==> flow/design.v <==
module sync 
( 
    input  logic CLKip, 
    input  logic SIGi,
    output logic SIGo
);
    logic meta_sig;
    always_ff @(posedge CLKip) meta_sig <= SIGi;
    always_ff @(posedge CLKip) SIGo     <= meta_sig;
endmodule
module mem 
    # ( 
    parameter DATA_WIDTH = 32
    ) (
    input  logic                  CLKip,
    input  logic                  RDi,       
    input  logic                  WEi,     
    input  logic [DATA_WIDTH-1:0] DATAi,
    output logic [DATA_WIDTH-1:0] Qo
);
	logic [DATA_WIDTH-1:0] ram;
	always_ff @(posedge CLKip) if (WEi) ram <= DATAi;
	always_ff @(posedge CLKip) if (RDi) Qo <= ram;
endmodule
`timescale 1ns/1ps
module uart_rx 
    # (
    parameter FREQ_CLK  = 100_000_000,  
    parameter DATA_WDTH = 8          
    ) (
    input   wire                    CLKip,  
    input   wire                    RSTi,  
    input   wire                    RXi,  
    input   wire                    BAUD_RATE_RDi,  
    input   wire                    BAUD_RATE_WEi,  
    input   logic [31:0]            BAUD_RATEi,  
    output  logic                   DONEo,  
    output  logic                   READYo,  
    output  logic [DATA_WDTH-1:0]   DATAo  
    );
    int unsigned                    baud_rate;  
    int unsigned                    bit_cntr;  
    int unsigned                    half_bit_cntr;  
    logic                           half_rx_strb;  
    logic                           rx_strb;  
    int unsigned                    clk_count;  
    logic [$clog2(DATA_WDTH+1)-1:0] bit_idx;   
    logic [DATA_WDTH-1:0]           data;  
    logic                           rx;  
    logic                           rst;  
    logic                           done;  
    logic                           ready;  
    logic                           baud_rate_read;  
    logic                           baud_rate_we;  
    int unsigned                    br;  
    sync rx_stab (.CLKip (CLKip), .SIGi (RXi), .SIGo (rx));
    sync rst_stab (.CLKip (CLKip), .SIGi (RSTi), .SIGo (rst));
    sync br_we_stab (.CLKip (CLKip), .SIGi (BAUD_RATE_WEi), .SIGo (baud_rate_we));
    sync br_rd_stab (.CLKip (CLKip), .SIGi (BAUD_RATE_RDi), .SIGo (baud_rate_read));
    mem baud_rate_mem (
        .CLKip  (CLKip),
        .RDi    (baud_rate_read),  
        .WEi    (baud_rate_we),
        .DATAi  (baud_rate), 
        .Qo     (br)
        );
    typedef enum logic [1:0] {       
        IDLE    = 2'h0,
        START   = 2'h1,
        RECEIVE = 2'h2,
        STOP    = 2'h3
    } statetype;
    statetype STATE;
    always_comb begin: calc_bit_value
        baud_rate = BAUD_RATEi;
        bit_cntr = FREQ_CLK / baud_rate;
        half_bit_cntr = bit_cntr >> 1;
    end
always @(posedge CLKip) begin: strobe_logic
    if (rst) begin
        clk_count <= 0;
        half_rx_strb <= 0;
        rx_strb <= 0;
    end else begin
        case (STATE)
            IDLE: begin
                clk_count <= 0;
                half_rx_strb <= 0;
                rx_strb <= 0;
            end
            START: begin
                if (clk_count == half_bit_cntr) begin
                    half_rx_strb <= 1;
                    clk_count <= 0;
                end
                else begin
                    half_rx_strb <= 0;
                    clk_count <= clk_count + 1;
                end                
            end
            RECEIVE: begin
                if (clk_count == bit_cntr) begin
                    rx_strb <= 1;
                    clk_count <= 0;
                end
                else begin
                    rx_strb <= 0;
                    clk_count <= clk_count + 1;
                end                  
            end
            STOP: begin
                if (clk_count == bit_cntr) begin
                    rx_strb <= 1;
                    clk_count <= 0;
                end
                else begin
                    rx_strb <= 0;
                    clk_count <= clk_count + 1;
                end                  
            end  
            default: begin
                clk_count <= 0;
            end
        endcase
    end
end
    always_ff @(posedge CLKip) begin: fsm_uart_rx
        if (rst) begin
            bit_idx     <= 0;
            STATE       <= IDLE;
            done        <= 0;
        end
        else begin
            case (STATE)
                IDLE: begin
                    ready          <= 1;
                    if (rx == 1'b0) STATE <= rx ? IDLE : START;
                end
                START: begin
                    ready          <= 0;
                    done           <= 0;
                    if (half_rx_strb) begin
                        STATE <= rx ? IDLE : RECEIVE;
                    end
                    else begin 
                        STATE <= START;
                    end
                end
                RECEIVE: begin
                    if (rx_strb) begin
                        /*verilator lint_off WIDTHTRUNC*/                        
                        data[bit_idx] <= rx;
                        /*verilator lint_on WIDTHTRUNC*/
                        if (bit_idx < DATA_WDTH-1) begin 
                            bit_idx <= bit_idx + 1;
                        end
                        else begin 
                            bit_idx <= 0;
                            STATE   <= STOP;
                            done    <= 1;
                        end 
                    end
                    else begin
                        STATE <= RECEIVE;
                    end  
                end
                STOP: begin
                    if (rx_strb) STATE <= rx_strb ? IDLE : STOP;
                end
                default: begin
                    STATE <= IDLE;
                end 
            endcase            
        end   
    end 
    always_comb begin: set_out
        DATAo = data;
        READYo = ready;
        DONEo = done;
    end
endmodule
`timescale 1ns/1ps
module fifo #(
    parameter DATA_WIDTH = 8,
    parameter FIFO_DEPTH = 16,
    parameter LOG2_DEPTH = $clog2(FIFO_DEPTH)
) (
    input  logic                     CLKip,
    input  logic                     RSTi,
    input  logic                     WEi,
    input  logic [DATA_WIDTH-1:0]    DATAi,
    input  logic                     RDi,
    output logic [DATA_WIDTH-1:0]    DATAo,
    output logic                     FULLo,
    output logic                     EMPTYo
);
    logic [DATA_WIDTH-1:0] memory [0:FIFO_DEPTH-1];
    logic [LOG2_DEPTH:0]   count;
    logic [LOG2_DEPTH-1:0] wr_ptr;
    logic [LOG2_DEPTH-1:0] rd_ptr;
    logic [1:0] count_state;
    always_ff @(posedge CLKip or posedge RSTi) begin
        if (RSTi) begin
            wr_ptr  <= '0;
            rd_ptr  <= '0;
            count   <= '0;
            count_state <= '0;
        end 
        else begin
            if (WEi && !FULLo) begin: write
                wr_ptr <= (wr_ptr == '1) ? 0 : wr_ptr + 1;
            end
            if (RDi && !EMPTYo) begin: read
                rd_ptr <= (rd_ptr == '1) ? 0 : rd_ptr + 1;
            end
            case ({WEi && !FULLo, RDi && !EMPTYo})
                2'b01:   count <= count - 1;
                2'b10:   count <= count + 1;
                2'b11:   count <= count;
                default: count <= count;
            endcase
        end
    end
    always_ff @(posedge CLKip) begin
        if (!RSTi && WEi && !FULLo) memory[wr_ptr] <= DATAi;
        if (!RSTi && RDi && !EMPTYo) DATAo <= memory[rd_ptr];
    end
    always_comb begin: status
        FULLo  = (count == FIFO_DEPTH);
        EMPTYo = (count == 0);
    end
endmodule
`timescale 1ns/1ps
module uart #(
    parameter CLK_FREQ = 100_000_000,   
    parameter DATA_WIDTH = 8,           
    parameter FIFO_DEPTH = 16           
) (
    input  logic                    CLKip,        
    input  logic                    RSTi,         
    input  logic                    RXi,          
    input  logic [31:0]             BAUD_RATEi,   
    input  logic                    BAUD_RATE_WEi,  
    input  logic                    BAUD_RATE_RDi,  
    output logic                    DONEo,
    output logic [DATA_WIDTH-1:0]   DATAo,  
    output logic                    EMPTYo,   
    output logic                    FULLo     
);
    logic [DATA_WIDTH-1:0] data;
    logic done;
    logic ready;
    logic RDi;
    always_ff @(posedge CLKip) begin
        RDi <= 1;
        DONEo <=done;
    end
    uart_rx #(
        .FREQ_CLK       (CLK_FREQ),
        .DATA_WDTH      (DATA_WIDTH)
    ) uart_rx_inst (
        .CLKip          (CLKip),
        .RSTi           (RSTi),
        .RXi            (RXi),
        .BAUD_RATEi     (BAUD_RATEi),
        .BAUD_RATE_WEi  (BAUD_RATE_WEi),
        .BAUD_RATE_RDi  (BAUD_RATE_RDi),
        .DONEo          (done),
        .READYo         (ready),
        .DATAo          (data)
    );
    fifo #(
        .DATA_WIDTH     (DATA_WIDTH),
        .FIFO_DEPTH     (FIFO_DEPTH)
    ) fifo_inst (
        .CLKip          (CLKip),
        .RSTi           (RSTi),
        .WEi            (done),        
        .DATAi          (data),      
        .RDi            (RDi),          
        .DATAo          (DATAo),      
        .FULLo          (FULLo),      
        .EMPTYo         (EMPTYo)     
    );
endmodule
Tool chain data of uart --
The steps from the RTL of uart to its reports follow in flow order. Line numbers count from 1 in the design file above. Operators carry their Yosys type and port widths (W data, S select, Z words). Library cell names are shortened. A cell with -- has no value.
Inputs: top module uart, clock input CLKip, cell library sky130hd, corner tt_025C_1v80

Word level --
Counts by Yosys on the flattened word-level netlist (proc, flatten, opt, wreduce; memories kept). Register bits leave out memories and registers merged into their read ports (data or address). Print and check cells are left out. Cells with the same type and inputs are merged into one. Memory sizes are those after Yosys's memory passes, which may raise the word count (mostly to a power of two), join words into wider ones and drop unused or constant bits.
Operators by class: bitwise logic cells 5, equal/unequal tests 15, div/mod/pow operators 1, add/sub/neg operators 7, shift operators 2, reductions and logical operators 20, order comparisons 1, multiplexer cells 26
Operator list (number):
- $div A27 B32 Y32 const A | 1
- $pmux W32 S3 | 1
- $mux W32 | 2
- $add A32 B1 Y32 const B | 1
- $eq A32 B31 Y1 | 1
- $eq A32 B32 Y1 | 1
- $mux W8 | 3
- $mux W4 | 4
- $add A4 B1 Y4 const B | 3
- $mux W2 | 6
- $pmux W5 S2 | 1
- $shift A1 B5 Y8 | 1
- $shift A1 B5 Y8 const A | 1
- $eq A4 B4 Y1 const B | 2
- $and A8 B8 Y8 | 1
- $or A8 B8 Y8 | 1
- $not A8 Y8 | 1
- $pmux W2 S4 | 1
- $eq A2 B2 Y1 const B | 3
- $reduce_bool A2 Y1 | 3
- $reduce_and A3 Y1 | 2
- $pmux W1 S2 | 3
- $neg A4 Y5 | 1
- $add A5 B1 Y5 const B | 1
- $sub A5 B1 Y5 const B | 1
- $eq A5 B5 Y1 const B | 1
- $logic_not A5 Y1 | 1
- $mux W1 | 5
Not listed: further kinds 15, cells in them 24.
Storage and ports: bits in writable memories 128, register bits after elaboration 67, bits of input ports 37, clocked read ports x word width 8, output and inout bits 11, word-level cells 93, memories kept 1
Memories:
- fifo_inst.memory | words 16, width 8, read ports 1, write ports 1, RTL line 197 | logic [DATA_WIDTH-1:0] memory [0:FIFO_DEPTH-1];

Logic depth --
Yosys ltp: most cells in a row. Word level: on the elaborated netlist, between registers, memories and ports. Mapped: between sequential cells and ports; inverters and the memories' decode and read muxes count.
Depth: depth after elaboration 7, ABC_AREA 0, gate-level depth with buffers 332

After synthesis --
The flow's flattened synthesis, as Yosys stat reports it; memories are mapped. The netlist is that of the ABC_AREA named above (0 if unset); the other value can give another one. Totals and module areas in this step are rounded.
Synthesis totals: mapped cells 5633, chip area (Yosys) 42000 um^2, buffers 216, sequential area 5600 um^2, flip-flops 205
Cell types (number):
- ha_1 | 509
- edfxtp_1 | 144
- xnor2_1 | 288
- nor2_1 | 649
- a21oi_1 | 467
- nand2_1 | 570
- o21ai_0 | 334
- xor2_1 | 161
- a21o_1 | 171
- dfxtp_1 | 48
- mux4_2 | 40
- o21a_1 | 111
- nand3_1 | 164
- inv_1 | 205
- mux2_2 | 64
- nor3_1 | 140
- a31oi_1 | 104
- clkbuf_1 | 167
Not listed: further types 89, cells in them 1297. The figures by module come from a second, unflattened synthesis with its own total; it is not the netlist above.
Unflattened totals: cells (unflattened synthesis) 5456, area (unflattened synthesis) 41000 um^2
Rows give one instance, submodules left out.
By module:
- uart_rx | times used 1, cells 5125, seq. area 1100 um^2, area 35000 um^2
- fifo | times used 1, cells 325, seq. area 4400 um^2, area 6000 um^2
- sync | times used 2, cells 2, seq. area 40 um^2, area 40 um^2
- uart | times used 1, cells 2, seq. area 20 um^2, area 24 um^2

Worst setup path after synthesis --
Path of least setup slack by OpenSTA after synthesis, without wires, with an ideal clock, recovery checks aside; 20% of the period is set as input and as output delay. Where synthesis merged equal registers, the netlist keeps one of their names.
Timing post-synthesis: kind in2reg, start point input BAUD_RATEi[31], end point register uart_rx_inst.clk_count[2], stages 309, slack 26076 ps, period 120000 ps, data required time 119885 ps, input delay 24000 ps, delay of the path 69924 ps, launch time at the first pin 24000 ps, arrival 93809 ps, path buffers 65, synthesis period reached 93924 ps
"delay of the path" is the arrival time less input delay plus setup time. "stages" counts driving pins, that of a launching flip-flop among them; a cell with two outputs on the path counts twice. "synthesis period reached" is the clock period less the worst setup slack; recovery checks do not enter. This is arithmetic on one report: input and output delays are still those of the set period (20% each). The rows between start and end are the longest chain of elaborated cells between them; the timing report does not say that the signal goes this way. Where chains are equally long, one stands for them. A line is the first line of the expression or statement that the cell stems from. Yosys adds cells for indexed reads and writes and turns some case tables into memories. A register here has more assigning lines than the two given.
On the way, post-synthesis: path through buf_6 > or4_4 > buf_6 > or4_4 > buf_6 > buf_6 > or3_4 > buf_6 > clkbuf_1 > buf_1 > nor3_1 > ha_1 > nor2_1 > a2111oi_2 > mux2i_1 > nor2_1 > ha_1 > a21o_1 > [273 not listed] > clkbuf_1 > clkbuf_1 > o22ai_1 > a21oi_1 > ha_1 > and4_1 > a21oi_1 > a211oi_1 > a211oi_1 > o21ai_0 > a21oi_1 > o21ai_0 > a21oi_1 > xnor2_1 > nand4b_1 > a32oi_2 > buf_6 > nor2_1, length of the longest elaborated chain 4, elaborated cells between the ends (all ways) 6, those cells by class 1 x div; 2 x eq/ne; 3 x mux
RTL lines, path post-synthesis:
- start, declared | RTL line 242 | input  logic [31:0]             BAUD_RATEi,
- $div A27 B32 Y32 | RTL line 76 | bit_cntr = FREQ_CLK / baud_rate;
- $eq A32 B32 Y1 | RTL line 112 | if (clk_count == bit_cntr) begin
- $mux W32 | RTL line 112
- $pmux W32 S3 | RTL line 85 | case (STATE)
- end, assigned | RTL line 98 | clk_count <= clk_count + 1;
- end, assigned | RTL line 108 | clk_count <= clk_count + 1;
- end, declared | RTL line 46 | int unsigned                    clk_count;

Timing after layout --
Path of least setup slack in the final report of run 1 (OpenROAD, finished layout, wires in). Where an end is a register, its clock arrival counts in the times. The report prints the path's times to 10 ps; the period is as set.
Timing post-layout: kind in2reg, start point input BAUD_RATEi[22], end point register uart_rx_inst.clk_count[17], arrival 82350 ps, slack 3350 ps, data required time 85700 ps, path buffers 45, stages 297, input delay 17060 ps, launch time at the first pin 17060 ps, period 85300 ps
The rows between start and end are the longest chain of elaborated cells between them; the timing report does not say that the signal goes this way. Where chains are equally long, one stands for them. A register here has more assigning lines than the two given.
On the way, post-layout: path through clkdlybuf4s50_1 > or4_4 > or4_4 > or3_4 > nor3_1 > ha_1 > nor2_1 > a2111oi_4 > mux2i_2 > nor2_1 > ha_1 > a21o_1 > a31oi_1 > buf_4 > and3_1 > nor2_1 > nor2_1 > ha_1 > [261 not listed] > buf_4 > nand2_1 > buf_4 > buf_4 > mux2_2 > ha_1 > nand4_1 > a211oi_1 > a211oi_1 > o21ai_0 > a21oi_1 > o21ai_1 > a21oi_2 > xnor2_2 > nand4b_1 > a32oi_2 > buf_12 > nor2_1, length of the longest elaborated chain 4, elaborated cells between the ends (all ways) 6, those cells by class 1 x div; 2 x eq/ne; 3 x mux
RTL lines, path post-layout:
- start, declared | RTL line 242 | input  logic [31:0]             BAUD_RATEi,
- $div A27 B32 Y32 | RTL line 76 | bit_cntr = FREQ_CLK / baud_rate;
- $eq A32 B32 Y1 | RTL line 112 | if (clk_count == bit_cntr) begin
- $mux W32 | RTL line 112
- $pmux W32 S3 | RTL line 85 | case (STATE)
- end, assigned | RTL line 98 | clk_count <= clk_count + 1;
- end, assigned | RTL line 108 | clk_count <= clk_count + 1;
- end, declared | RTL line 46 | int unsigned                    clk_count;

Lab notebook: uart

Module uart, platform sky130hd: 2 stored runs of the flow (Yosys, OpenROAD) with differing settings, in no particular order. Input and output delays are each 20% of the period that was set; the output load is 0.01 pF.
"period reached": clock period set for the run, less the worst setup slack. It is reckoned from that one timing run; input and output delays stay at 20% of the period that was set.
"critical path time" is the time allowed to the run's worst setup path (the clock period less input and output delay, where it has them) less its slack. Clock arrival times count: a late capture clock shortens it, a late launch clock lengthens it.
By "power consumption" is meant OpenSTA's value without simulated activity: inputs other than the clock are taken to toggle once in ten clock periods, and the tool carries that through the logic.
"critical path time" is given in steps of 10 ps.
The results are shown rounded.

[run 1] flow files
==> flow/run.sh <==
#!/bin/bash
# the make line also repeats the synthesis and layout settings of config.mk as NAME=value (left out here)
make -C /OpenROAD-flow-scripts/flow DESIGN_CONFIG=/design/flow/config.mk WORK_HOME=/design/flow/orfs CLKGATE_MAP_FILE= finish
==> flow/config.mk <==
export PLATFORM = sky130hd
export DESIGN_NAME = uart
export DESIGN_NICKNAME = uart
export VERILOG_FILES = /design/flow/design.v
export SDC_FILE = /design/flow/constraint.sdc
export NUM_CORES = 4
export LEC_CHECK = 0
export CAP_MARGIN = 35
export CORE_ASPECT_RATIO = 0.99
export CORE_MARGIN = 2
export CORE_UTILIZATION = 22
export CTS_CLUSTER_DIAMETER = 150
export CTS_CLUSTER_SIZE = 21
export MAX_ROUTING_LAYER = met5
export PLACE_DENSITY_LB_ADDON = 0.12
export SLEW_MARGIN = 25
==> flow/constraint.sdc <==
create_clock -name core_clock -period 85.3 [get_ports {CLKip}]
set_input_delay 17.0600 -clock core_clock [delete_from_list [all_inputs] [get_ports {CLKip}]]
set_output_delay 17.0600 -clock core_clock [all_outputs]
set_load 0.01 [all_outputs]

[run 1] result: overall die area 190000 um^2; utilization after layout 0.3; power consumption 0.00038 W; standard-cell area of the final layout 57000 um^2; period reached 81951 ps; critical path time 64890 ps; type of the worst setup path in2reg; setup slack of the worst path 3300 ps; area of the synthesized netlist 42000 um^2; worst hold slack 350 ps; summed negative setup slack 0 ps

[run 2] flow files
==> flow/run.sh <==
#!/bin/bash
# the make line also repeats the synthesis and layout settings of config.mk as NAME=value (left out here)
make -C /OpenROAD-flow-scripts/flow DESIGN_CONFIG=/design/flow/config.mk WORK_HOME=/design/flow/orfs CLKGATE_MAP_FILE= finish
==> flow/config.mk <==
export PLATFORM = sky130hd
export DESIGN_NAME = uart
export DESIGN_NICKNAME = uart
export VERILOG_FILES = /design/flow/design.v
export SDC_FILE = /design/flow/constraint.sdc
export NUM_CORES = 4
export LEC_CHECK = 0
export CAP_MARGIN = 20
export CORE_MARGIN = 2
export CORE_UTILIZATION = 71
export PLACE_DENSITY = 0.6
export SLEW_MARGIN = 20
==> flow/constraint.sdc <==
create_clock -name core_clock -period 112.0 [get_ports {CLKip}]
set_input_delay 22.4000 -clock core_clock [delete_from_list [all_inputs] [get_ports {CLKip}]]
set_output_delay 22.4000 -clock core_clock [all_outputs]
set_load 0.01 [all_outputs]

[run 2] result: standard-cell area of the final layout 43000 um^2; overall die area 60000 um^2; setup slack of the worst path 1800 ps; period reached 110197 ps; area of the synthesized netlist 42000 um^2; worst hold slack 350 ps; critical path time 87800 ps; type of the worst setup path in2reg; power consumption 0.00029 W; summed negative setup slack 0 ps; utilization after layout 0.75
